==> flow/design.v <==
`timescale 1ns / 1ps
module synch_fifo #(
    parameter   FIFO_WIDTH = 32,                       
    parameter   FIFO_DEPTH = 16,                       
    parameter   FIFO_PTR = 4                           
) (
    input       clk,                                   
    input       rst_n,                                 
    input       fifo_wren,                             
    input       fifo_rden,                             
    input       [FIFO_WIDTH-1:0] fifo_wrdata,          
    output reg  [FIFO_WIDTH-1:0] fifo_rddata,          
    output      fifo_full,                             
    output      fifo_empty,                            
    output      [FIFO_PTR:0] fifo_room_avail,          
    output      [FIFO_PTR:0] fifo_data_avail           
);
reg [FIFO_WIDTH-1:0] mem [0:FIFO_DEPTH-1];       
reg [FIFO_PTR-1:0] wr_ptr, rd_ptr;               
reg [FIFO_PTR:0] count;                          
assign fifo_data_avail = count;
assign fifo_full = (count == FIFO_DEPTH - 1);        
assign fifo_empty = (count == 0);                
assign fifo_room_avail = FIFO_DEPTH - count;
always @(posedge clk or negedge rst_n) begin
    if (!rst_n) begin
        wr_ptr <= 0;
        rd_ptr <= 0;
        count <= 0;
    end else begin
        if (fifo_wren && !fifo_full && !fifo_rden) begin
            mem[wr_ptr] <= fifo_wrdata;
            wr_ptr <= (wr_ptr + 1) % FIFO_DEPTH;
            count <= count + 1;
        end
        if (fifo_rden && !fifo_wren && !fifo_empty) begin
            fifo_rddata <= mem[rd_ptr];
            rd_ptr <= (rd_ptr + 1) % FIFO_DEPTH;
            count <= count - 1;
        end
        if (fifo_wren && fifo_rden && !fifo_full) begin
            if (fifo_empty)
                fifo_rddata <= fifo_wrdata;
            else begin
                mem[wr_ptr] <= fifo_wrdata;
                fifo_rddata <= mem[rd_ptr];
                wr_ptr <= wr_ptr + 1;
                rd_ptr <= rd_ptr + 1;
            end
        end
    end
end
endmodule
# ---- Reports on synch_fifo
# What the tools print for synch_fifo, step after step.
# Lines are those of the file above, counted from 1.
# Operators: Yosys type, input widths -> output width; for muxes data width and select width s.
# Library cell names are shortened.
# A cell with - has no value.
dict set report design {
  design {synch_fifo}
  clock {clk}
  cell_library {sky130hd}
  lib_corner {tt_025C_1v80}
}

# ---- After elaboration
# Counts by Yosys on the flattened word-level netlist (proc, flatten, opt, wreduce). Print and check cells are left out. Cells with the same type and inputs are merged into one.
dict set report bits {
  ff_bits 557
  elab_cells 164
  out_inout_bits 44
}
dict set report classes {
  muxes 92
  eq_ne 31
  addsub 5
  n_reduce_logical 16
}
# operator count
set ops {}
lappend ops {{$mux 32} 83}
lappend ops {{$pmux 32 s16} 1}
lappend ops {{$eq 4x4->1 const B} 16}
lappend ops {{$eq 4x3->1 const B} 8}
lappend ops {{$mux 4} 6}
lappend ops {{$eq 4x2->1 const B} 4}
lappend ops {{$mux 5} 2}
lappend ops {{$add 4x1->4 const B} 2}
lappend ops {{$eq 4x1->1 const B} 2}
lappend ops {{$logic_not 4->1} 2}
lappend ops {{$logic_and 1x1->1} 6}
lappend ops {{$add 5x1->5 const B} 1}
lappend ops {{$sub 5x1->5 const B} 1}
lappend ops {{$eq 5x4->1 const B} 1}
lappend ops {{$sub 5x5->5 const A} 1}
lappend ops {{$logic_not 5->1} 1}
lappend ops {{$logic_not 1->1} 4}
lappend ops {{$reduce_bool 2->1} 2}
lappend ops {{$reduce_and 2->1} 1}

# ---- Logic depth
# Depth = most cells in a row (Yosys ltp): at word level without a register or memory, in the mapped netlist without a sequential cell, where the memories' decode and read muxes count.
dict set report depth {
  ltp_word 8
  abc_area 0
  depth_mapped 13
  ltp_nobuf 11
}

# ---- Mapped cells and area
# Source: synth_stat.txt of the flow (Yosys; design flattened, memories mapped). It holds for the ABC_AREA given above (unset counts as 0); a run with the other value may have another netlist.
dict set report mapped {
  buffers 176
  ff_cells 557
  area_um2 28091.9
  sequential_area_um2 16661.0
  stdcells 1897
}
# type count
set by_type {}
lappend by_type {edfxtp_1 544}
lappend by_type {mux2_2 488}
lappend by_type {mux2i_1 48}
lappend by_type {a22oi_1 57}
lappend by_type {buf_2 78}
lappend by_type {mux2_1 33}
lappend by_type {a221oi_1 38}
lappend by_type {dfrtp_1 13}
lappend by_type {buf_6 23}
lappend by_type {o22ai_1 40}
lappend by_type {o21ai_0 45}
lappend by_type {nand2_1 59}
lappend by_type {a21oi_1 44}
lappend by_type {nand3_4 12}
lappend by_type {nand3_1 40}
lappend by_type {clkbuf_1 50}
lappend by_type {a222oi_1 18}
lappend by_type {ha_1 12}
# Not listed: further types 51, cells in them 255.

# ---- Worst setup path after synthesis
# Source: OpenSTA report_checks on the synthesized netlist (no wires, ideal clock, input and output delay 20% of the period each), path of least setup slack; recovery checks are left aside. Register names are those of the netlist, which keeps one name where synthesis merged equal registers.
dict set report synth_path {
  kind {input to register}
  from {in fifo_wren}
  to {reg fifo_rddata[0]}
  launch_ns 2.000
  delay_ns 3.456
  in_delay_ns 2.000
  setup_slack_ns 4.545
  setup_ns 0.471
  tclk_ns 10.0
  path_buffers 1
  path_stages 3
  t_arrival_ns 4.985
  synth_period_reached_ns 5.455
}
# "delay_ns" is the arrival time less input delay plus setup time.
# "path_stages" counts driving pins, that of a launching flip-flop among them; a cell with two outputs on the path counts twice.
# "synth_period_reached_ns" is the clock period less the worst setup slack; recovery checks do not enter. This is arithmetic on one report: input and output delays are still those of the set period (20% each).
# The rows between start and end are the longest chain of elaborated cells between them; the timing report does not say that the signal goes this way. Where chains are equally long, one stands for them.
# A line is the first line of the expression or statement that the cell stems from. Yosys adds cells for indexed reads and writes and turns some case tables into memories.
# A register here has more assigning lines than the two given.
# The path ends at the enable pin of a flip-flop; only ways to that pin are counted.
dict set report synth_via {
  path_cell_list {or3b_2 clkbuf_1 a21boi_0}
  elab_chain_len 5
}
# element line_no
set synth_rtl {}
lappend synth_rtl {{from (decl)} 9} ;# input       fifo_wren,
lappend synth_rtl {{$logic_not 1->1} 36} ;# if (fifo_rden && !fifo_wren && !fifo_empty) begin
lappend synth_rtl {{$logic_and 1x1->1 (2 in a row)} 36}
lappend synth_rtl {{$reduce_bool 2->1} -}
lappend synth_rtl {{$reduce_and 2->1} -}
lappend synth_rtl {{to (assign)} 37} ;# fifo_rddata <= mem[rd_ptr];
lappend synth_rtl {{to (assign)} 43} ;# fifo_rddata <= fifo_wrdata;
lappend synth_rtl {{to (decl)} 12} ;# output reg  [FIFO_WIDTH-1:0] fifo_rddata,

# ---- Timing after layout
# From the final timing report of record 1: the path of least setup slack in the routed layout; clock arrival at registers is part of the times.
dict set report layout_path {
  kind {register to register}
  from {reg count[0]}
  to {reg mem[7][3]}
  launch_ns 0.63
  path_stages 9
  t_arrival_ns 3.79
  tclk_ns 4.79
  setup_ns 0.25
  path_buffers 1
  setup_slack_ns 1.37
}
# The rows between start and end are the longest chain of elaborated cells between them; the timing report does not say that the signal goes this way. Where chains are equally long, one stands for them.
# A register here has more assigning lines than the two given.
dict set report layout_via {
  path_cell_list {dfrtp_1 inv_1 ha_1 nor3b_1 ha_1 a21oi_4 buf_4 nand3_4 mux2_1}
  elab_chain_len 8
}
# element line_no
set layout_rtl {}
lappend layout_rtl {{from (decl)} 20} ;# reg [FIFO_PTR:0] count;
lappend layout_rtl {{from (assign)} 34} ;# count <= count + 1;
lappend layout_rtl {{from (assign)} 39} ;# count <= count - 1;
lappend layout_rtl {{$eq 5x4->1} 22} ;# assign fifo_full = (count == FIFO_DEPTH - 1);
lappend layout_rtl {{$logic_not 1->1} 31} ;# if (fifo_wren && !fifo_full && !fifo_rden) begin
lappend layout_rtl {{$logic_and 1x1->1 (2 in a row)} 31}
lappend layout_rtl {{$mux 32} 31}
lappend layout_rtl {{$mux 32} 45} ;# mem[wr_ptr] <= fifo_wrdata;
lappend layout_rtl {{$mux 32} 42} ;# if (fifo_empty)
lappend layout_rtl {{$mux 32} 41} ;# if (fifo_wren && fifo_rden && !fifo_full) begin
lappend layout_rtl {{to (assign)} 32} ;# mem[wr_ptr] <= fifo_wrdata;
lappend layout_rtl {{to (assign)} 45}
lappend layout_rtl {{to (decl)} 18} ;# reg [FIFO_WIDTH-1:0] mem [0:FIFO_DEPTH-1];

# Module synch_fifo, platform sky130hd: 4 stored runs of the flow (Yosys, OpenROAD) with differing settings, in no particular order. Input and output delays are each 20% of the period that was set; the output load is 0.01 pF.
# "period_reached_ns" = clock period - worst setup slack. The figure is calculated, with input and output delays left at 20% of the set period.
# "worst_setup_path_time_ns" means the part of the period allowed to the worst setup path (the constraints hold back 20% at inputs and 20% at outputs) less its slack; where the path has registers, the arrival times of their clocks count too.
run="record 1" settings CORE_ASPECT_RATIO=0.91 CORE_UTILIZATION=30 SLEW_MARGIN=35 period_ns=4.79 CAP_MARGIN=20 CORE_MARGIN=2
run="record 1" results post_route_stdcell_area_um2=32113.3 synth_area_um2=28091.9 die_footprint_um2=96105.6 worstSetupSlack_ns=1.370 worst_setup_path_time_ns=3.42 critical_path_kind="register to register" finish.utilization_pct=34.5 period_reached_ns=3.420 tns_ns=0.000
run="record 2" settings ABC_AREA=1 CELL_PAD_IN_SITES_DETAIL_PLACEMENT=0 CELL_PAD_IN_SITES_GLOBAL_PLACEMENT=2 CORE_MARGIN=4 CORE_UTILIZATION=21 CTS_CLUSTER_DIAMETER=141 CTS_CLUSTER_SIZE=93 GPL_ROUTABILITY_DRIVEN=1 MIN_ROUTING_LAYER="met1" PLACE_DENSITY=0.9 SETUP_SLACK_MARGIN=1.11 SLEW_MARGIN=30 TNS_END_PERCENT=80 period_ns=4.19 CAP_MARGIN=20
run="record 2" results tns_ns=0.000 synth_area_um2=27383.8 worst_setup_path_time_ns=2.96 critical_path_kind="register to register" worstSetupSlack_ns=1.233 post_route_stdcell_area_um2=31276.2 finish.utilization_pct=24.2 period_reached_ns=2.957 die_footprint_um2=136239.0
run="record 3" settings CAP_MARGIN=30 CELL_PAD_IN_SITES_GLOBAL_PLACEMENT=2 CORE_MARGIN=6 CORE_UTILIZATION=44 CTS_CLUSTER_DIAMETER=316 CTS_CLUSTER_SIZE=85 GPL_ROUTABILITY_DRIVEN=0 GPL_TIMING_DRIVEN=0 PLACE_DENSITY=0.35 SETUP_SLACK_MARGIN=-0.29 SLEW_MARGIN=5 TNS_END_PERCENT=100 period_ns=10.0
run="record 3" results worst_setup_path_time_ns=2.58 critical_path_kind="register to output" worstSetupSlack_ns=5.423 finish.utilization_pct=49.0 post_route_stdcell_area_um2=30917.2 period_reached_ns=4.577 tns_ns=0.000 synth_area_um2=28091.9 die_footprint_um2=70052.9
run="record 4" settings ABC_AREA=0 CORE_ASPECT_RATIO=0.53 CORE_UTILIZATION=52 CTS_CLUSTER_DIAMETER=363 GPL_ROUTABILITY_DRIVEN=0 GPL_TIMING_DRIVEN=1 MAX_ROUTING_LAYER="met4" MIN_ROUTING_LAYER="met2" PLACE_DENSITY_LB_ADDON=0.08 period_ns=5.12 CAP_MARGIN=20 CORE_MARGIN=2 SLEW_MARGIN=20
run="record 4" results finish.utilization_pct=58.8 period_reached_ns=3.806 die_footprint_um2=55992.7 post_route_stdcell_area_um2=31078.6 worstSetupSlack_ns=1.314 tns_ns=0.000 worst_setup_path_time_ns=3.81 critical_path_kind="register to register" synth_area_um2=28091.9
